==> flow/design.v <==
module APB_INT_Count#(
    parameter DATA_WIDTH = 32,
    parameter ADDR_WIDTH = 16
) 
(
    input  wire                     PCLK,         
    input  wire                     PRESETn,      
    input  wire                     PSEL,         
    input  wire                     PENABLE,      
    input  wire                     PWRITE,       
    input  wire [ADDR_WIDTH-1:0]    PADDR,        
    input  wire [DATA_WIDTH-1:0]    PWDATA,       
    output reg  [DATA_WIDTH-1:0]    PRDATA,       
    output reg                      PREADY,       
    output reg                      PSLVERR,      
    output  wire                    linux_irq,    
    output  wire                    lim_irq,      
    output  wire                    itim_irq,     
    input  wire                     linux_ack,    
    input  wire                     lim_ack,      
    input  wire                     itim_ack      
);
    reg [DATA_WIDTH-1:0] control_regs[0:3];           
    reg [DATA_WIDTH-1:0] linux_count[0:9];            
    reg [DATA_WIDTH-1:0] lim_count[0:9];              
    reg [DATA_WIDTH-1:0] itim_count[0:9];             
    reg invalid_access;   
    always @(posedge PCLK) begin
        if (!PRESETn) begin
            integer x;
            for (x = 0; x < 10; x = x + 1) begin
                linux_count[x] <= {DATA_WIDTH{1'b0}};
            end
        end else if (PSEL && PENABLE && PWRITE && (PADDR == 16'h0010)) begin
            linux_count[0] <= PWDATA;   
        end else if (linux_irq) begin
            linux_count[0] <= linux_count[0] + 1;
        end else if (linux_ack) begin
            integer j;
            for (j = 9; j > 0; j = j - 1) begin
                linux_count[j] <= linux_count[j-1];
            end
            linux_count[0] <= 0;
        end
    end
    always @(posedge PCLK) begin
        if (!PRESETn) begin
            integer y;
            for (y = 0; y < 10; y = y + 1) begin
                lim_count[y] <= {DATA_WIDTH{1'b0}};
            end
        end else if (PSEL && PENABLE && PWRITE && (PADDR == 16'h0040)) begin
            lim_count[0] <= PWDATA;   
        end else if (lim_irq) begin
            lim_count [0] <= lim_count[0] + 1;
        end else if (lim_ack) begin
            integer k;
            for (k = 9; k > 0; k = k - 1) begin 
                lim_count[k] <= lim_count[k-1];
            end
            lim_count[0] <= 0;
        end
    end
    always @(posedge PCLK) begin
        if (!PRESETn) begin
            integer z;
            for (z = 0; z < 10; z = z + 1) begin
                itim_count[z] <= {DATA_WIDTH{1'b0}};
            end
        end else if (PSEL && PENABLE && PWRITE && (PADDR == 16'h0080)) begin
            itim_count[0] <= PWDATA;   
        end else if (itim_irq) begin
            itim_count [0] <= itim_count[0] + 1;
        end else if (itim_ack) begin
            integer l;
            for (l = 9; l > 0; l = l - 1) begin
                itim_count[l] <= itim_count[l-1];
            end
            itim_count[0] <= 0;
        end
    end 
    localparam [31:0] VERSION = 32'h0000_0001;  
    assign linux_irq = control_regs[1][0];
    assign lim_irq = control_regs[2][0];
    assign itim_irq = control_regs[3][0];
    always @(posedge PCLK or negedge PRESETn) begin
        if (!PRESETn) begin
            integer i;
            for (i = 1; i < 4; i = i + 1) control_regs[i] <= {DATA_WIDTH{1'b0}};
            PREADY <= 1'b0;
            PRDATA <= {DATA_WIDTH{1'b0}};
            PSLVERR <= 1'b0;
            invalid_access <= 1'b0;
        end else begin
            PREADY <= 1'b1;
            PSLVERR <= 1'b0;
            if (linux_ack) begin
                control_regs[1][0] <= 0;
            end
            if (lim_ack) begin
                control_regs[2][0] <= 0;
            end            
            if (itim_ack) begin
                control_regs[3][0] <= 0;
            end
            invalid_access <= 1'b0;
            if (PSEL && PENABLE) begin
                if (PWRITE) begin  
                    case (PADDR)
                        16'h0000, 16'h0004, 16'h0008, 16'h000C:
                            control_regs[(PADDR >> 2)] <= PWDATA;
                        16'h0010, 16'h0040, 16'h0080: ;  
                        default: begin
                            invalid_access <= 1'b1;   
                        end
                    endcase
                end else begin
                    case (PADDR)
                        16'h0000: PRDATA <= VERSION;
                        16'h0004, 16'h0008, 16'h000C: PRDATA <= control_regs[(PADDR >> 2)];
                        16'h0010: PRDATA <= linux_count[0];
                        16'h0014: PRDATA <= linux_count[1];
                        16'h0018: PRDATA <= linux_count[2];
                        16'h001C: PRDATA <= linux_count[3];
                        16'h0020: PRDATA <= linux_count[4];
                        16'h0024: PRDATA <= linux_count[5];
                        16'h0028: PRDATA <= linux_count[6];
                        16'h002C: PRDATA <= linux_count[7];
                        16'h0030: PRDATA <= linux_count[8];
                        16'h0034: PRDATA <= linux_count[9];
                        16'h0040: PRDATA <= lim_count[0];
                        16'h0044: PRDATA <= lim_count[1];
                        16'h0048: PRDATA <= lim_count[2];
                        16'h004C: PRDATA <= lim_count[3];
                        16'h0050: PRDATA <= lim_count[4];
                        16'h0054: PRDATA <= lim_count[5];
                        16'h0058: PRDATA <= lim_count[6];
                        16'h005C: PRDATA <= lim_count[7];
                        16'h0060: PRDATA <= lim_count[8];
                        16'h0064: PRDATA <= lim_count[9];
                        16'h0080: PRDATA <= itim_count[0];
                        16'h0084: PRDATA <= itim_count[1];
                        16'h0088: PRDATA <= itim_count[2];
                        16'h008C: PRDATA <= itim_count[3];
                        16'h0090: PRDATA <= itim_count[4];
                        16'h0094: PRDATA <= itim_count[5];
                        16'h0098: PRDATA <= itim_count[6];
                        16'h009C: PRDATA <= itim_count[7];
                        16'h00A0: PRDATA <= itim_count[8];
                        16'h00A4: PRDATA <= itim_count[9];
                        default: begin
                            PRDATA <= {DATA_WIDTH{1'b0}};   
                            invalid_access <= 1'b1;         
                        end
                    endcase
                end 
                if (invalid_access) begin
                    PSLVERR <= 1'b1;
                    PREADY <= 1'b0;   
                end else begin
                    PSLVERR <= 1'b0;
                    PREADY <= 1'b1;   
                end
            end else begin
                    PREADY <= 1'b0;   
            end
        end
    end
endmodule
Ticket comment

Step by step through the tools: APB_INT_Count
Tool output for the design above before and after an edit, in the order of the flow. "before" refers to lines of the RTL above, "after" to lines of the edited file. "difference" is "after" less "before", of the values as shown. Operators: Yosys type, input widths -> output width; for muxes data width and select width s. Cell names lack the library's common part. The mark n/a stands for no value.

Top: APB_INT_Count. Clock: PCLK. Library: sky130hd. Timing corner: tt_025C_1v80.

The edit
The edit as a unified diff against the file above. A script made this edit. It was not meant as an optimisation and need not keep what the design does.

```diff
@@ -1,5 +1,5 @@
 module APB_INT_Count#(
     parameter DATA_WIDTH = 32,
-    parameter ADDR_WIDTH = 16
+    parameter ADDR_WIDTH = 15
 ) 
 (
```

Word level
Source: Yosys, flattened and elaborated. Widths are those after wreduce. Registers that Yosys merges into a memory's read port (data or address) are not register bits. Print and check cells do not count. Equal cells are merged and count once.

Storage and ports: bits in registers (before 1123, after 1123, difference 0); input bits (before 56, after 55, difference -1); output and inout port bits (before 37, after 37, difference 0).

Cells by class: add/sub/neg operators (before 3, after 3, difference 0); bitwise gates (word level) (before 7, after 7, difference 0); muxes and demuxes (before 34, after 34, difference 0); eq/ne operators (before 36, after 36, difference 0); reductions and logical operators (before 22, after 22, difference 0).

Operators with widths: $eq 16x7->1 const B (before 10, after 0, difference -10); $eq 16x8->1 const B (before 10, after 0, difference -10); $eq 15x7->1 const B (before 0, after 10, difference +10); $eq 15x8->1 const B (before 0, after 10, difference +10); $eq 16x6->1 const B (before 6, after 0, difference -6); $eq 15x6->1 const B (before 0, after 6, difference +6); $eq 16x5->1 const B (before 4, after 0, difference -4); $eq 15x5->1 const B (before 0, after 4, difference +4); $eq 16x4->1 const B (before 2, after 0, difference -2); $eq 15x4->1 const B (before 0, after 2, difference +2); $eq 16x3->1 const B (before 1, after 0, difference -1); $logic_not 16->1 (before 1, after 0, difference -1); $eq 15x3->1 const B (before 0, after 1, difference +1); $logic_not 15->1 (before 0, after 1, difference +1); $mux 1 (before 23, after 23, difference 0); $mux 32 (before 9, after 9, difference 0); $not 1->1 (before 7, after 7, difference 0); $logic_and 1x1->1 (before 5, after 5, difference 0); $add 32x1->32 const B (before 3, after 3, difference 0); $reduce_and 3->1 (before 3, after 3, difference 0); $reduce_and 4->1 (before 3, after 3, difference 0); $reduce_bool 3->1 (before 3, after 3, difference 0); $eq 2x2->1 const B (before 2, after 2, difference 0); $eq 2x1->1 const B (before 1, after 1, difference 0); $logic_not 2->1 (before 1, after 1, difference 0); $pmux 32 s32 (before 1, after 1, difference 0); $pmux 32 s4 (before 1, after 1, difference 0); $reduce_and 2->1 (before 1, after 1, difference 0).

The list need not be complete.

Depth
Depth = most cells in a row (Yosys ltp): at word level without a register or memory, in the mapped netlist without a sequential cell, where the memories' decode and read muxes count.

Depth: depth after elaboration (before 5, after 5, difference 0); ABC_AREA (before 0, after 0); depth in mapped cells (before 12, after 11, difference -1).

Synthesis result
The flow's flattened synthesis, as Yosys stat reports it; memories are mapped. The netlist is that of the ABC_AREA named above (0 if unset); the other value can give another one.

Mapped netlist: cells in the netlist (before 5902, after 5916, difference +14); chip area (Yosys) (um^2) (before 47220.3, after 47524.3, difference +304.0); buffers (before 500, after 507, difference +7); sequential area (um^2) (before 22496.6, after 22496.6, difference 0.0); flip-flop cells (before 1091, after 1091, difference 0).

Cells by type: nand2_1 (before 1948, after 1864, difference -84); a22oi_1 (before 244, after 301, difference +57); mux2_2 (before 95, after 127, difference +32); nand4_1 (before 60, after 87, difference +27); buf_4 (before 20, after 46, difference +26); mux2i_1 (before 36, after 11, difference -25); nor2_1 (before 110, after 134, difference +24); clkbuf_1 (before 252, after 233, difference -19); buf_2 (before 210, after 191, difference -19); a222oi_1 (before 44, after 26, difference -18); a22o_1 (before 82, after 65, difference -17); nor3_1 (before 42, after 57, difference +15); o21ai_1 (before 14, after 29, difference +15); nor4_2 (before 23, after 9, difference -14); a21oi_1 (before 974, after 986, difference +12); buf_6 (before 14, after 25, difference +11); a211oi_1 (before 29, after 20, difference -9); xor2_1 (before 14, after 6, difference -8).

The list need not be complete.

Timing after synthesis
Path of least setup slack by OpenSTA after synthesis, without wires, with an ideal clock, recovery checks aside; 20% of the period is set as input and as output delay. Where synthesis merged equal registers, the netlist keeps one of their names.

Timing path after synthesis: kind (before input to register, after input to register); start point (before in PADDR[0], after in PADDR[10]); end point (before reg itim_count[8][10], after reg control_regs[3][10]); arrival time (ns) (before 4.212, after 4.062, difference -0.150); library setup time (ns) (before 0.132, after 0.125, difference -0.007); path delay (ns) (before 2.344, after 2.187, difference -0.157); driving pins on the path (before 11, after 7, difference -4); setup slack (ns) (before 5.656, after 5.814, difference +0.158); required time (ns) (before 9.868, after 9.875, difference +0.007); clock period (ns) (before 10.0, after 10.0, difference 0.0); launch time at the first pin (ns) (before 2.000, after 2.000, difference 0.000); synthesis period reached (ns) (before 4.344, after 4.186, difference -0.158).

"path delay" is the arrival time less input delay plus setup time. "driving pins on the path" counts driving pins, that of a launching flip-flop among them; a cell with two outputs on the path counts twice. "synthesis period reached" is the clock period less the worst setup slack; recovery checks do not enter. This is arithmetic on one report: input and output delays are still those of the set period (20% each). Between the ends stands the longest chain of elaborated cells between them, by number of cells; it is not shown to be the way that was timed. Of several equally long chains one is given. A line is the first line of the expression or statement that the cell stems from. Yosys adds cells for indexed reads and writes and turns some case tables into memories. Lines with a computed index may be missing from the assigning lines.

On the way, after synthesis, before:
Cell sequence: clkbuf_1 -> or4_1 -> buf_2 -> or3_1 -> buf_2 -> nor3_4 -> nor2_2 -> buf_2 -> buf_2 -> nand2_1 -> a21oi_1. The figure for cells in the longest elaborated chain is 4.

Ends and longest elaborated chain, after synthesis, before: start, declared (RTL line 11) `input  wire [ADDR_WIDTH-1:0]    PADDR,`; $eq 16x8->1 (RTL line 70) `end else if (PSEL && PENABLE && PWRITE && (PADDR == 16'h0080)) begin`; $logic_and 1x1->1 (RTL line 70); $not 1->1; $reduce_and 3->1; end, assigned (RTL line 68) `itim_count[z] <= {DATA_WIDTH{1'b0}};`; end, assigned (RTL line 77) `itim_count[l] <= itim_count[l-1];`; end, declared (RTL line 26) `reg [DATA_WIDTH-1:0] itim_count[0:9];`.

On the way, after synthesis, after:
Cell sequence: or4_1 -> buf_4 -> or3_1 -> clkbuf_1 -> nor2_1 -> buf_2 -> mux2_2. The figure for cells in the longest elaborated chain is 3.

Ends and longest elaborated chain, after synthesis, after: start, declared (RTL line 11) `input  wire [ADDR_WIDTH-1:0]    PADDR,`; $eq 15x3->1 (RTL line 109) `case (PADDR)`; $reduce_or 4->1 (RTL line 109); $reduce_and 4->1; end, assigned (RTL line 89) `for (i = 1; i < 4; i = i + 1) control_regs[i] <= {DATA_WIDTH{1'b0}};`; end, declared (RTL line 23) `reg [DATA_WIDTH-1:0] control_regs[0:3];`.

Worst path after layout
Path of least setup slack in the final report of each run of set A (OpenROAD, finished layout, wires in). Where an end is a register, its clock arrival counts in the times.

Timing path post-layout: kind (before input to register, after input to register); start point (before in PADDR[5], after in PADDR[4]); end point (before reg linux_count[2][26], after reg lim_count[9][3]); driving pins on the path (before 10, after 8, difference -2); required time (ns) (before 10.60, after 10.64, difference +0.04); setup slack (ns) (before 3.41, after 3.76, difference +0.35); clock period (ns) (before 10.0, after 10.0, difference 0.0); launch time at the first pin (ns) (before 2.00, after 2.00, difference 0.00); arrival time (ns) (before 7.20, after 6.88, difference -0.32); library setup time (ns) (before 0.09, after 0.08, difference -0.01).

Between the ends stands the longest chain of elaborated cells between them, by number of cells; it is not shown to be the way that was timed. Of several equally long chains one is given.

On the way, post-layout, before:
Cell sequence: clkdlybuf4s50_1 -> or4b_1 -> nor4_4 -> nand2_1 -> buf_4 -> nand3_4 -> buf_4 -> buf_4 -> nand2_1 -> a21oi_1. The figure for cells in the longest elaborated chain is 4.

Ends and longest elaborated chain, post-layout, before: start, declared (RTL line 11) `input  wire [ADDR_WIDTH-1:0]    PADDR,`; $eq 16x5->1 (RTL line 34) `end else if (PSEL && PENABLE && PWRITE && (PADDR == 16'h0010)) begin`; $logic_and 1x1->1 (RTL line 34); $not 1->1; $reduce_and 3->1; end, assigned (RTL line 32) `linux_count[x] <= {DATA_WIDTH{1'b0}};`; end, assigned (RTL line 41) `linux_count[j] <= linux_count[j-1];`; end, declared (RTL line 24) `reg [DATA_WIDTH-1:0] linux_count[0:9];`.

On the way, post-layout, after:
Cell sequence: clkdlybuf4s50_1 -> or4b_1 -> nor4_4 -> nand2_1 -> nand3_4 -> buf_4 -> nand2_1 -> a21oi_1. The figure for cells in the longest elaborated chain is 4.

Ends and longest elaborated chain, post-layout, after: start, declared (RTL line 11) `input  wire [ADDR_WIDTH-1:0]    PADDR,`; $eq 15x7->1 (RTL line 52) `end else if (PSEL && PENABLE && PWRITE && (PADDR == 16'h0040)) begin`; $logic_and 1x1->1 (RTL line 52); $not 1->1; $reduce_and 3->1; end, assigned (RTL line 50) `lim_count[y] <= {DATA_WIDTH{1'b0}};`; end, assigned (RTL line 59) `lim_count[k] <= lim_count[k-1];`; end, declared (RTL line 25) `reg [DATA_WIDTH-1:0] lim_count[0:9];`.

Flow runs
Runs of the flow (Yosys, OpenROAD) on both versions; the two runs of a pair have the same settings. The constraints put input and output delay at 20% of the set period each and load the outputs with 0.01 pF.

Flow settings, set A:
Under CORE_UTILIZATION stands 40. period_ns: 10.0. Under CAP_MARGIN stands 20. The figure for CORE_MARGIN is 2. SLEW_MARGIN: 20.

Results, set A: reached clock period (ns) (before 6.594, after 6.239, difference -0.355); power consumption (mW) (before 9.037, after 9.099, difference +0.062); post-layout utilization (before 0.451, after 0.45, difference -0.001); die area (um^2) (before 120815.0, after 121585.0, difference +770.0); summed negative setup slack (ns) (before 0.000, after 0.000, difference 0.000); std-cell area (final layout) (um^2) (before 53060.9, after 53078.4, difference +17.5); worst setup slack after layout (ns) (before 3.406, after 3.761, difference +0.355); lowest hold slack (ns) (before 0.417, after 0.448, difference +0.031); mapped cell area after synthesis (um^2) (before 47220.3, after 47524.3, difference +304.0).

Flow settings, set B:
The entry for ABC_AREA reads 1. The entry for CORE_ASPECT_RATIO reads 0.54. The figure for CORE_MARGIN is 3. Under CORE_UTILIZATION stands 62. For CTS_CLUSTER_DIAMETER the number is 259. GPL_ROUTABILITY_DRIVEN: 1. The entry for HOLD_SLACK_MARGIN reads -0.02. PLACE_DENSITY_LB_ADDON: 0.16. For SETUP_SLACK_MARGIN the number is -0.37. The figure for TNS_END_PERCENT is 10. period_ns: 10.2. Under CAP_MARGIN stands 20. SLEW_MARGIN: 20.

Results, set B: reached clock period (ns) (before 5.704, after 6.001, difference +0.297); power consumption (mW) (before 9.220, after 9.234, difference +0.014); post-layout utilization (before 0.683, after 0.675, difference -0.008); die area (um^2) (before 86757.3, after 87407.9, difference +650.6); summed negative setup slack (ns) (before 0.000, after 0.000, difference 0.000); std-cell area (final layout) (um^2) (before 55343.1, after 55607.1, difference +264.0); worst setup slack after layout (ns) (before 4.496, after 4.199, difference -0.297); lowest hold slack (ns) (before 0.445, after 0.439, difference -0.006); mapped cell area after synthesis (um^2) (before 51520.7, after 51914.8, difference +394.1).

"reached clock period" = clock period - worst setup slack. The figure is calculated, with input and output delays left at 20% of the set period. By "power consumption" is meant OpenSTA's value without simulated activity: inputs other than the clock are taken to toggle once in ten clock periods, and the tool carries that through the logic.
